==> flow/design.v <==
module sync 
( 
    input  logic CLKip, 
    input  logic SIGi,
    output logic SIGo
);
    logic meta_sig;
    always_ff @(posedge CLKip) meta_sig <= SIGi;
    always_ff @(posedge CLKip) SIGo     <= meta_sig;
endmodule
module mem 
    # ( 
    parameter DATA_WIDTH = 32
    ) (
    input  logic                  CLKip,
    input  logic                  RDi,       
    input  logic                  WEi,     
    input  logic [DATA_WIDTH-1:0] DATAi,
    output logic [DATA_WIDTH-1:0] Qo
);
	logic [DATA_WIDTH-1:0] ram;
	always_ff @(posedge CLKip) if (WEi) ram <= DATAi;
	always_ff @(posedge CLKip) if (RDi) Qo <= ram;
endmodule
`timescale 1ns/1ps
module uart_rx 
    # (
    parameter FREQ_CLK  = 100_000_000,  
    parameter DATA_WDTH = 8          
    ) (
    input   wire                    CLKip,  
    input   wire                    RSTi,  
    input   wire                    RXi,  
    input   wire                    BAUD_RATE_RDi,  
    input   wire                    BAUD_RATE_WEi,  
    input   logic [31:0]            BAUD_RATEi,  
    output  logic                   DONEo,  
    output  logic                   READYo,  
    output  logic [DATA_WDTH-1:0]   DATAo  
    );
    int unsigned                    baud_rate;  
    int unsigned                    bit_cntr;  
    int unsigned                    half_bit_cntr;  
    logic                           half_rx_strb;  
    logic                           rx_strb;  
    int unsigned                    clk_count;  
    logic [$clog2(DATA_WDTH+1)-1:0] bit_idx;   
    logic [DATA_WDTH-1:0]           data;  
    logic                           rx;  
    logic                           rst;  
    logic                           done;  
    logic                           ready;  
    logic                           baud_rate_read;  
    logic                           baud_rate_we;  
    int unsigned                    br;  
    sync rx_stab (.CLKip (CLKip), .SIGi (RXi), .SIGo (rx));
    sync rst_stab (.CLKip (CLKip), .SIGi (RSTi), .SIGo (rst));
    sync br_we_stab (.CLKip (CLKip), .SIGi (BAUD_RATE_WEi), .SIGo (baud_rate_we));
    sync br_rd_stab (.CLKip (CLKip), .SIGi (BAUD_RATE_RDi), .SIGo (baud_rate_read));
    mem baud_rate_mem (
        .CLKip  (CLKip),
        .RDi    (baud_rate_read),  
        .WEi    (baud_rate_we),
        .DATAi  (baud_rate), 
        .Qo     (br)
        );
    typedef enum logic [1:0] {       
        IDLE    = 2'h0,
        START   = 2'h1,
        RECEIVE = 2'h2,
        STOP    = 2'h3
    } statetype;
    statetype STATE;
    always_comb begin: calc_bit_value
        baud_rate = BAUD_RATEi;
        bit_cntr = FREQ_CLK / baud_rate;
        half_bit_cntr = bit_cntr >> 1;
    end
always @(posedge CLKip) begin: strobe_logic
    if (rst) begin
        clk_count <= 0;
        half_rx_strb <= 0;
        rx_strb <= 0;
    end else begin
        case (STATE)
            IDLE: begin
                clk_count <= 0;
                half_rx_strb <= 0;
                rx_strb <= 0;
            end
            START: begin
                if (clk_count == half_bit_cntr) begin
                    half_rx_strb <= 1;
                    clk_count <= 0;
                end
                else begin
                    half_rx_strb <= 0;
                    clk_count <= clk_count + 1;
                end                
            end
            RECEIVE: begin
                if (clk_count == bit_cntr) begin
                    rx_strb <= 1;
                    clk_count <= 0;
                end
                else begin
                    rx_strb <= 0;
                    clk_count <= clk_count + 1;
                end                  
            end
            STOP: begin
                if (clk_count == bit_cntr) begin
                    rx_strb <= 1;
                    clk_count <= 0;
                end
                else begin
                    rx_strb <= 0;
                    clk_count <= clk_count + 1;
                end                  
            end  
            default: begin
                clk_count <= 0;
            end
        endcase
    end
end
    always_ff @(posedge CLKip) begin: fsm_uart_rx
        if (rst) begin
            bit_idx     <= 0;
            STATE       <= IDLE;
            done        <= 0;
        end
        else begin
            case (STATE)
                IDLE: begin
                    ready          <= 1;
                    if (rx == 1'b0) STATE <= rx ? IDLE : START;
                end
                START: begin
                    ready          <= 0;
                    done           <= 0;
                    if (half_rx_strb) begin
                        STATE <= rx ? IDLE : RECEIVE;
                    end
                    else begin 
                        STATE <= START;
                    end
                end
                RECEIVE: begin
                    if (rx_strb) begin
                        /*verilator lint_off WIDTHTRUNC*/                        
                        data[bit_idx] <= rx;
                        /*verilator lint_on WIDTHTRUNC*/
                        if (bit_idx < DATA_WDTH-1) begin 
                            bit_idx <= bit_idx + 1;
                        end
                        else begin 
                            bit_idx <= 0;
                            STATE   <= STOP;
                            done    <= 1;
                        end 
                    end
                    else begin
                        STATE <= RECEIVE;
                    end  
                end
                STOP: begin
                    if (rx_strb) STATE <= rx_strb ? IDLE : STOP;
                end
                default: begin
                    STATE <= IDLE;
                end 
            endcase            
        end   
    end 
    always_comb begin: set_out
        DATAo = data;
        READYo = ready;
        DONEo = done;
    end
endmodule
`timescale 1ns/1ps
module fifo #(
    parameter DATA_WIDTH = 8,
    parameter FIFO_DEPTH = 16,
    parameter LOG2_DEPTH = $clog2(FIFO_DEPTH)
) (
    input  logic                     CLKip,
    input  logic                     RSTi,
    input  logic                     WEi,
    input  logic [DATA_WIDTH-1:0]    DATAi,
    input  logic                     RDi,
    output logic [DATA_WIDTH-1:0]    DATAo,
    output logic                     FULLo,
    output logic                     EMPTYo
);
    logic [DATA_WIDTH-1:0] memory [0:FIFO_DEPTH-1];
    logic [LOG2_DEPTH:0]   count;
    logic [LOG2_DEPTH-1:0] wr_ptr;
    logic [LOG2_DEPTH-1:0] rd_ptr;
    logic [1:0] count_state;
    always_ff @(posedge CLKip or posedge RSTi) begin
        if (RSTi) begin
            wr_ptr  <= '0;
            rd_ptr  <= '0;
            count   <= '0;
            count_state <= '0;
        end 
        else begin
            if (WEi && !FULLo) begin: write
                wr_ptr <= (wr_ptr == '1) ? 0 : wr_ptr + 1;
            end
            if (RDi && !EMPTYo) begin: read
                rd_ptr <= (rd_ptr == '1) ? 0 : rd_ptr + 1;
            end
            case ({WEi && !FULLo, RDi && !EMPTYo})
                2'b01:   count <= count - 1;
                2'b10:   count <= count + 1;
                2'b11:   count <= count;
                default: count <= count;
            endcase
        end
    end
    always_ff @(posedge CLKip) begin
        if (!RSTi && WEi && !FULLo) memory[wr_ptr] <= DATAi;
        if (!RSTi && RDi && !EMPTYo) DATAo <= memory[rd_ptr];
    end
    always_comb begin: status
        FULLo  = (count == FIFO_DEPTH);
        EMPTYo = (count == 0);
    end
endmodule
`timescale 1ns/1ps
module uart #(
    parameter CLK_FREQ = 100_000_000,   
    parameter DATA_WIDTH = 8,           
    parameter FIFO_DEPTH = 16           
) (
    input  logic                    CLKip,        
    input  logic                    RSTi,         
    input  logic                    RXi,          
    input  logic [31:0]             BAUD_RATEi,   
    input  logic                    BAUD_RATE_WEi,  
    input  logic                    BAUD_RATE_RDi,  
    output logic                    DONEo,
    output logic [DATA_WIDTH-1:0]   DATAo,  
    output logic                    EMPTYo,   
    output logic                    FULLo     
);
    logic [DATA_WIDTH-1:0] data;
    logic done;
    logic ready;
    logic RDi;
    always_ff @(posedge CLKip) begin
        RDi <= 1;
        DONEo <=done;
    end
    uart_rx #(
        .FREQ_CLK       (CLK_FREQ),
        .DATA_WDTH      (DATA_WIDTH)
    ) uart_rx_inst (
        .CLKip          (CLKip),
        .RSTi           (RSTi),
        .RXi            (RXi),
        .BAUD_RATEi     (BAUD_RATEi),
        .BAUD_RATE_WEi  (BAUD_RATE_WEi),
        .BAUD_RATE_RDi  (BAUD_RATE_RDi),
        .DONEo          (done),
        .READYo         (ready),
        .DATAo          (data)
    );
    fifo #(
        .DATA_WIDTH     (DATA_WIDTH),
        .FIFO_DEPTH     (FIFO_DEPTH)
    ) fifo_inst (
        .CLKip          (CLKip),
        .RSTi           (RSTi),
        .WEi            (done),        
        .DATAi          (data),      
        .RDi            (RDi),          
        .DATAo          (DATAo),      
        .FULLo          (FULLo),      
        .EMPTYo         (EMPTYo)     
    );
endmodule
Tool chain data of uart

The steps from the RTL of uart to its reports follow in flow order.
Line numbers count from 1 in the design file above.
A cell with - has no value.

Top module: uart
Clock: CLKip
Library: sky130hd
Corner: tt_025C_1v80

Word level

Source: Yosys, flattened and elaborated, memories not mapped. Widths are those after wreduce. Registers that Yosys merges into a memory's read port (data or address) are not register bits. Print and check cells do not count. Equal cells are merged and count once.
Memory sizes are those after Yosys's memory passes, which may raise the word count (mostly to a power of two), join words into wider ones and drop unused or constant bits.

Flip-flop bits (word level): 67
Memory bits (writable): 128
Clocked read ports x word width: 8
Memory cells: 1
Output and inout port bits: 11
Cells after elaboration: 93

Add/sub/neg operators: 7
Div/mod/pow operators: 1
Order comparisons: 1
Equal/unequal tests: 15
Shift-type cells: 2
Muxes and demuxes: 26
Bitwise operators: 5
Reduce/logical cells: 20

Memory list:

| name             | depth | width | read ports | wr ports | RTL line | RTL |
| fifo_inst.memory | 16    | 8     | 1          | 1        | 197      | `logic [DATA_WIDTH-1:0] memory [0:FIFO_DEPTH-1];` |

Operators by type and width:

| kind                                                 | number |
| divider 27 x 32 -> 32 bit (first input constant)     | 1 |
| case mux 32 bit (select 3 bit)                       | 1 |
| 2-to-1 mux 32 bit                                    | 2 |
| adder 32 x 1 -> 32 bit (second input constant)       | 1 |
| == test 32 x 31 -> 1 bit                             | 1 |
| == test 32 bit                                       | 1 |
| 2-to-1 mux 8 bit                                     | 3 |
| 2-to-1 mux 4 bit                                     | 4 |
| adder 4 x 1 -> 4 bit (second input constant)         | 3 |
| 2-to-1 mux 2 bit                                     | 6 |
| case mux 5 bit (select 2 bit)                        | 1 |
| variable shift 1 x 5 -> 8 bit                        | 1 |
| variable shift 1 x 5 -> 8 bit (first input constant) | 1 |
| == test 4 bit (second input constant)                | 2 |
| bitwise AND 8 bit                                    | 1 |
| OR 8 bit                                             | 1 |
| NOT 8 bit                                            | 1 |
| case mux 2 bit (select 4 bit)                        | 1 |
| == test 2 bit (second input constant)                | 3 |
| nonzero test 2 bit                                   | 3 |
| AND reduction 3 bit                                  | 2 |
| case mux 1 bit (select 2 bit)                        | 3 |
| negator 4 -> 5 bit                                   | 1 |
| adder 5 x 1 -> 5 bit (second input constant)         | 1 |
| subtractor 5 x 1 -> 5 bit (second input constant)    | 1 |
| == test 5 bit (second input constant)                | 1 |
| logical NOT 5 bit                                    | 1 |
| 2-to-1 mux 1 bit                                     | 5 |

Not listed: further kinds 15, cells in them 24.

Longest topological paths

Depth = most cells in a row (Yosys ltp): at word level without a register or memory, in the mapped netlist without a sequential cell, where the memories' decode and read muxes count.

Depth in word-level cells: 7
ABC_AREA: 0
Depth in mapped cells: 332
Depth with buffers taken out: 294

Mapped cells and area

Yosys stat after the flow's synthesis: flattened, memories mapped to cells. It holds for the ABC_AREA given above (unset counts as 0); a run with the other value may have another netlist.

Cell types:

| type                      | number | area in all (um2) |
| sky130_fd_sc_hd__ha_1     | 509    | 6.37E+03 |
| sky130_fd_sc_hd__edfxtp_1 | 144    | 4.32E+03 |
| sky130_fd_sc_hd__xnor2_1  | 288    | 2.52E+03 |
| sky130_fd_sc_hd__nor2_1   | 649    | 2.44E+03 |
| sky130_fd_sc_hd__a21oi_1  | 467    | 2.34E+03 |
| sky130_fd_sc_hd__nand2_1  | 570    | 2.14E+03 |
| sky130_fd_sc_hd__o21ai_0  | 334    | 1.67E+03 |
| sky130_fd_sc_hd__xor2_1   | 161    | 1.41E+03 |
| sky130_fd_sc_hd__a21o_1   | 171    | 1.28E+03 |
| sky130_fd_sc_hd__dfxtp_1  | 48     | 960.922 |
| sky130_fd_sc_hd__mux4_2   | 40     | 900.864 |
| sky130_fd_sc_hd__o21a_1   | 111    | 833.299 |
| sky130_fd_sc_hd__nand3_1  | 164    | 820.787 |
| sky130_fd_sc_hd__inv_1    | 205    | 769.488 |
| sky130_fd_sc_hd__mux2_2   | 64     | 720.691 |
| sky130_fd_sc_hd__nor3_1   | 140    | 700.672 |
| sky130_fd_sc_hd__a31oi_1  | 104    | 650.624 |
| sky130_fd_sc_hd__clkbuf_1 | 167    | 626.851 |

Not listed: further types 89, cells in them 1297.

Cell count: 5633
Chip area (Yosys): 41501.1 um2
Flip-flop cells: 205
Buffer cells: 216

The figures by module come from a second, unflattened synthesis with its own total; it is not the netlist above.

Cell total of the unflattened synthesis: 5456
Area total of the unflattened synthesis: 40861.7 um2

Each row is one instance without its submodules.

By module:

| module  | instances | cells | area (um2) |
| uart_rx | 1         | 5125  | 34732.1 |
| fifo    | 1         | 325   | 6025.8 |
| sync    | 2         | 2     | 40.0 |
| uart    | 1         | 2     | 23.8 |

Timing after synthesis

Source: OpenSTA report_checks on the synthesized netlist (no wires, ideal clock, input and output delay 20% of the period each), path of least setup slack; recovery checks are left aside. Register names are those of the netlist, which keeps one name where synthesis merged equal registers.

Path kind: input to register
From: input port BAUD_RATEi[31]
To: register uart_rx_inst.clk_count[2]
Period: 120.0 ns
External input delay: 24.000 ns
Library setup time: 0.115 ns
Arrival: 93.809 ns
Setup slack: 26.076 ns
Path delay: 69.924 ns
Stages on the path: 309
Buffers on the path: 65
Synthesis period reached: 93.924 ns

"path delay" is the arrival time less input delay plus setup time.
"stages on the path": output pins that drive a net of the path, with the launching flip-flop's if there is one; two outputs of one cell count as two.
"synthesis period reached" = period - worst setup slack (recovery checks aside). The figure is calculated, with input and output delays left at 20% of the set period.
The rows between start and end are the longest chain of elaborated cells between them; the timing report does not say that the signal goes this way. Where chains are equally long, one stands for them.
Each line given opens the expression or statement behind the cell; cells for indexed reads and writes are added by Yosys, which also makes memories of some case tables.
At most two assigning lines are given for a register; there are more.

Cells stage by stage: sky130_fd_sc_hd__buf_6 > sky130_fd_sc_hd__or4_4 > sky130_fd_sc_hd__buf_6 > sky130_fd_sc_hd__or4_4 > sky130_fd_sc_hd__buf_6 > sky130_fd_sc_hd__buf_6 > sky130_fd_sc_hd__or3_4 > sky130_fd_sc_hd__buf_6 > sky130_fd_sc_hd__clkbuf_1 > sky130_fd_sc_hd__buf_1 > sky130_fd_sc_hd__nor3_1 > sky130_fd_sc_hd__ha_1 > sky130_fd_sc_hd__nor2_1 > sky130_fd_sc_hd__a2111oi_2 > sky130_fd_sc_hd__mux2i_1 > sky130_fd_sc_hd__nor2_1 > sky130_fd_sc_hd__ha_1 > sky130_fd_sc_hd__a21o_1 > [273 not listed] > sky130_fd_sc_hd__clkbuf_1 > sky130_fd_sc_hd__clkbuf_1 > sky130_fd_sc_hd__o22ai_1 > sky130_fd_sc_hd__a21oi_1 > sky130_fd_sc_hd__ha_1 > sky130_fd_sc_hd__and4_1 > sky130_fd_sc_hd__a21oi_1 > sky130_fd_sc_hd__a211oi_1 > sky130_fd_sc_hd__a211oi_1 > sky130_fd_sc_hd__o21ai_0 > sky130_fd_sc_hd__a21oi_1 > sky130_fd_sc_hd__o21ai_0 > sky130_fd_sc_hd__a21oi_1 > sky130_fd_sc_hd__xnor2_1 > sky130_fd_sc_hd__nand4b_1 > sky130_fd_sc_hd__a32oi_2 > sky130_fd_sc_hd__buf_6 > sky130_fd_sc_hd__nor2_1
Length of the longest elaborated chain: 4

Ends and longest elaborated chain, after synthesis:

| element                        | RTL line | RTL |
| start, declared                | 242      | `input  logic [31:0]             BAUD_RATEi,` |
| divider 27 x 32 -> 32 bit      | 76       | `bit_cntr = FREQ_CLK / baud_rate;` |
| == test 32 bit                 | 112      | `if (clk_count == bit_cntr) begin` |
| 2-to-1 mux 32 bit              | 112      |  |
| case mux 32 bit (select 3 bit) | 85       | `case (STATE)` |
| end, assigned                  | 98       | `clk_count <= clk_count + 1;` |
| end, assigned                  | 108      | `clk_count <= clk_count + 1;` |
| end, declared                  | 46       | `int unsigned                    clk_count;` |

Path in the finished layout

Path of least setup slack in the final report of record 2 (OpenROAD, finished layout, wires in). Where an end is a register, its clock arrival counts in the times.

Path kind: input to register
From: input port BAUD_RATEi[23]
To: register uart_rx_inst.clk_count[28]
Period: 88.8 ns
External input delay: 17.76 ns
Library setup time: 0.11 ns
Arrival: 85.92 ns
Setup slack: 3.27 ns
Stages on the path: 291
Buffers on the path: 33

The rows between start and end are the longest chain of elaborated cells between them; the timing report does not say that the signal goes this way. Where chains are equally long, one stands for them.
At most two assigning lines are given for a register; there are more.

Cells stage by stage: sky130_fd_sc_hd__clkdlybuf4s50_1 > sky130_fd_sc_hd__or4_4 > sky130_fd_sc_hd__or4_4 > sky130_fd_sc_hd__or3_4 > sky130_fd_sc_hd__nor3_1 > sky130_fd_sc_hd__ha_1 > sky130_fd_sc_hd__nor2_1 > sky130_fd_sc_hd__a2111oi_4 > sky130_fd_sc_hd__mux2i_2 > sky130_fd_sc_hd__nor2_1 > sky130_fd_sc_hd__ha_1 > sky130_fd_sc_hd__a21o_1 > sky130_fd_sc_hd__a31oi_2 > sky130_fd_sc_hd__nand3_1 > sky130_fd_sc_hd__o21ai_1 > sky130_fd_sc_hd__and2_1 > sky130_fd_sc_hd__ha_1 > sky130_fd_sc_hd__o21ai_0 > [255 not listed] > sky130_fd_sc_hd__buf_4 > sky130_fd_sc_hd__nand2_1 > sky130_fd_sc_hd__buf_4 > sky130_fd_sc_hd__nand2_1 > sky130_fd_sc_hd__o221a_2 > sky130_fd_sc_hd__ha_1 > sky130_fd_sc_hd__nand4_1 > sky130_fd_sc_hd__a211oi_1 > sky130_fd_sc_hd__a211oi_1 > sky130_fd_sc_hd__o21ai_0 > sky130_fd_sc_hd__a21oi_1 > sky130_fd_sc_hd__o21ai_0 > sky130_fd_sc_hd__a21oi_1 > sky130_fd_sc_hd__xnor2_1 > sky130_fd_sc_hd__nand4b_1 > sky130_fd_sc_hd__a32oi_2 > sky130_fd_sc_hd__buf_12 > sky130_fd_sc_hd__nor2_1
Length of the longest elaborated chain: 4

Ends and longest elaborated chain, post-layout:

| element                        | RTL line | RTL |
| start, declared                | 242      | `input  logic [31:0]             BAUD_RATEi,` |
| divider 27 x 32 -> 32 bit      | 76       | `bit_cntr = FREQ_CLK / baud_rate;` |
| == test 32 bit                 | 112      | `if (clk_count == bit_cntr) begin` |
| 2-to-1 mux 32 bit              | 112      |  |
| case mux 32 bit (select 3 bit) | 85       | `case (STATE)` |
| end, assigned                  | 98       | `clk_count <= clk_count + 1;` |
| end, assigned                  | 108      | `clk_count <= clk_count + 1;` |
| end, declared                  | 46       | `int unsigned                    clk_count;` |

--- measured runs ---
Record of 2 stored runs of the RTL-to-layout flow on uart, platform sky130hd. The runs are unordered. Constraints: input delay and output delay 20% of the set period each, output load 0.01 pF.
"achieved clock period" = clock period - worst setup slack. The figure is calculated, with input and output delays left at 20% of the set period.
"total power of the final layout": no workload was simulated; the value follows from the tool's default switching activity.

## Record 1

==> flow/run.sh <==
#!/bin/bash
# the make line also repeats the synthesis and layout settings of config.mk as NAME=value (left out here)
make -C /OpenROAD-flow-scripts/flow DESIGN_CONFIG=/design/flow/config.mk WORK_HOME=/design/flow/orfs CLKGATE_MAP_FILE= finish
==> flow/config.mk <==
export PLATFORM = sky130hd
export DESIGN_NAME = uart
export DESIGN_NICKNAME = uart
export VERILOG_FILES = /design/flow/design.v
export SDC_FILE = /design/flow/constraint.sdc
export NUM_CORES = 4
export LEC_CHECK = 0
export ABC_AREA = 0
export CAP_MARGIN = 20
export CELL_PAD_IN_SITES_DETAIL_PLACEMENT = 1
export CELL_PAD_IN_SITES_GLOBAL_PLACEMENT = 1
export CORE_ASPECT_RATIO = 0.94
export CORE_MARGIN = 2
export CORE_UTILIZATION = 52
export CTS_CLUSTER_DIAMETER = 225
export GPL_ROUTABILITY_DRIVEN = 0
export GPL_TIMING_DRIVEN = 0
export MIN_ROUTING_LAYER = met2
export PLACE_DENSITY_LB_ADDON = 0.1
export SETUP_SLACK_MARGIN = -0.56
export SLEW_MARGIN = 10
export TNS_END_PERCENT = 85
==> flow/constraint.sdc <==
create_clock -name core_clock -period 174.0 [get_ports {CLKip}]
set_input_delay 34.8000 -clock core_clock [delete_from_list [all_inputs] [get_ports {CLKip}]]
set_output_delay 34.8000 -clock core_clock [all_outputs]
set_load 0.01 [all_outputs]

Record 1: incomplete, routing halted on GRT-0116

## Record 2

==> flow/run.sh <==
#!/bin/bash
# the make line also repeats the synthesis and layout settings of config.mk as NAME=value (left out here)
make -C /OpenROAD-flow-scripts/flow DESIGN_CONFIG=/design/flow/config.mk WORK_HOME=/design/flow/orfs CLKGATE_MAP_FILE= finish
==> flow/config.mk <==
export PLATFORM = sky130hd
export DESIGN_NAME = uart
export DESIGN_NICKNAME = uart
export VERILOG_FILES = /design/flow/design.v
export SDC_FILE = /design/flow/constraint.sdc
export NUM_CORES = 4
export LEC_CHECK = 0
export CAP_MARGIN = 20
export CORE_MARGIN = 2
export CORE_UTILIZATION = 40
export CTS_CLUSTER_DIAMETER = 102
export GPL_ROUTABILITY_DRIVEN = 0
export HOLD_SLACK_MARGIN = -0.04
export SLEW_MARGIN = 20
==> flow/constraint.sdc <==
create_clock -name core_clock -period 88.8 [get_ports {CLKip}]
set_input_delay 17.7600 -clock core_clock [delete_from_list [all_inputs] [get_ports {CLKip}]]
set_output_delay 17.7600 -clock core_clock [all_outputs]
set_load 0.01 [all_outputs]

| result of record 2 | value |
|---|---|
| post-synthesis cell area | 41501.1 um2 |
| full die area | 106344.0 um2 |
| utilization after layout | 45.9% |
| worst setup slack after layout | 3.273 ns |
| post-route worst hold slack | 0.337 ns |
| total power of the final layout | 365 µW |
| achieved clock period | 85.527 ns |
--- end ---
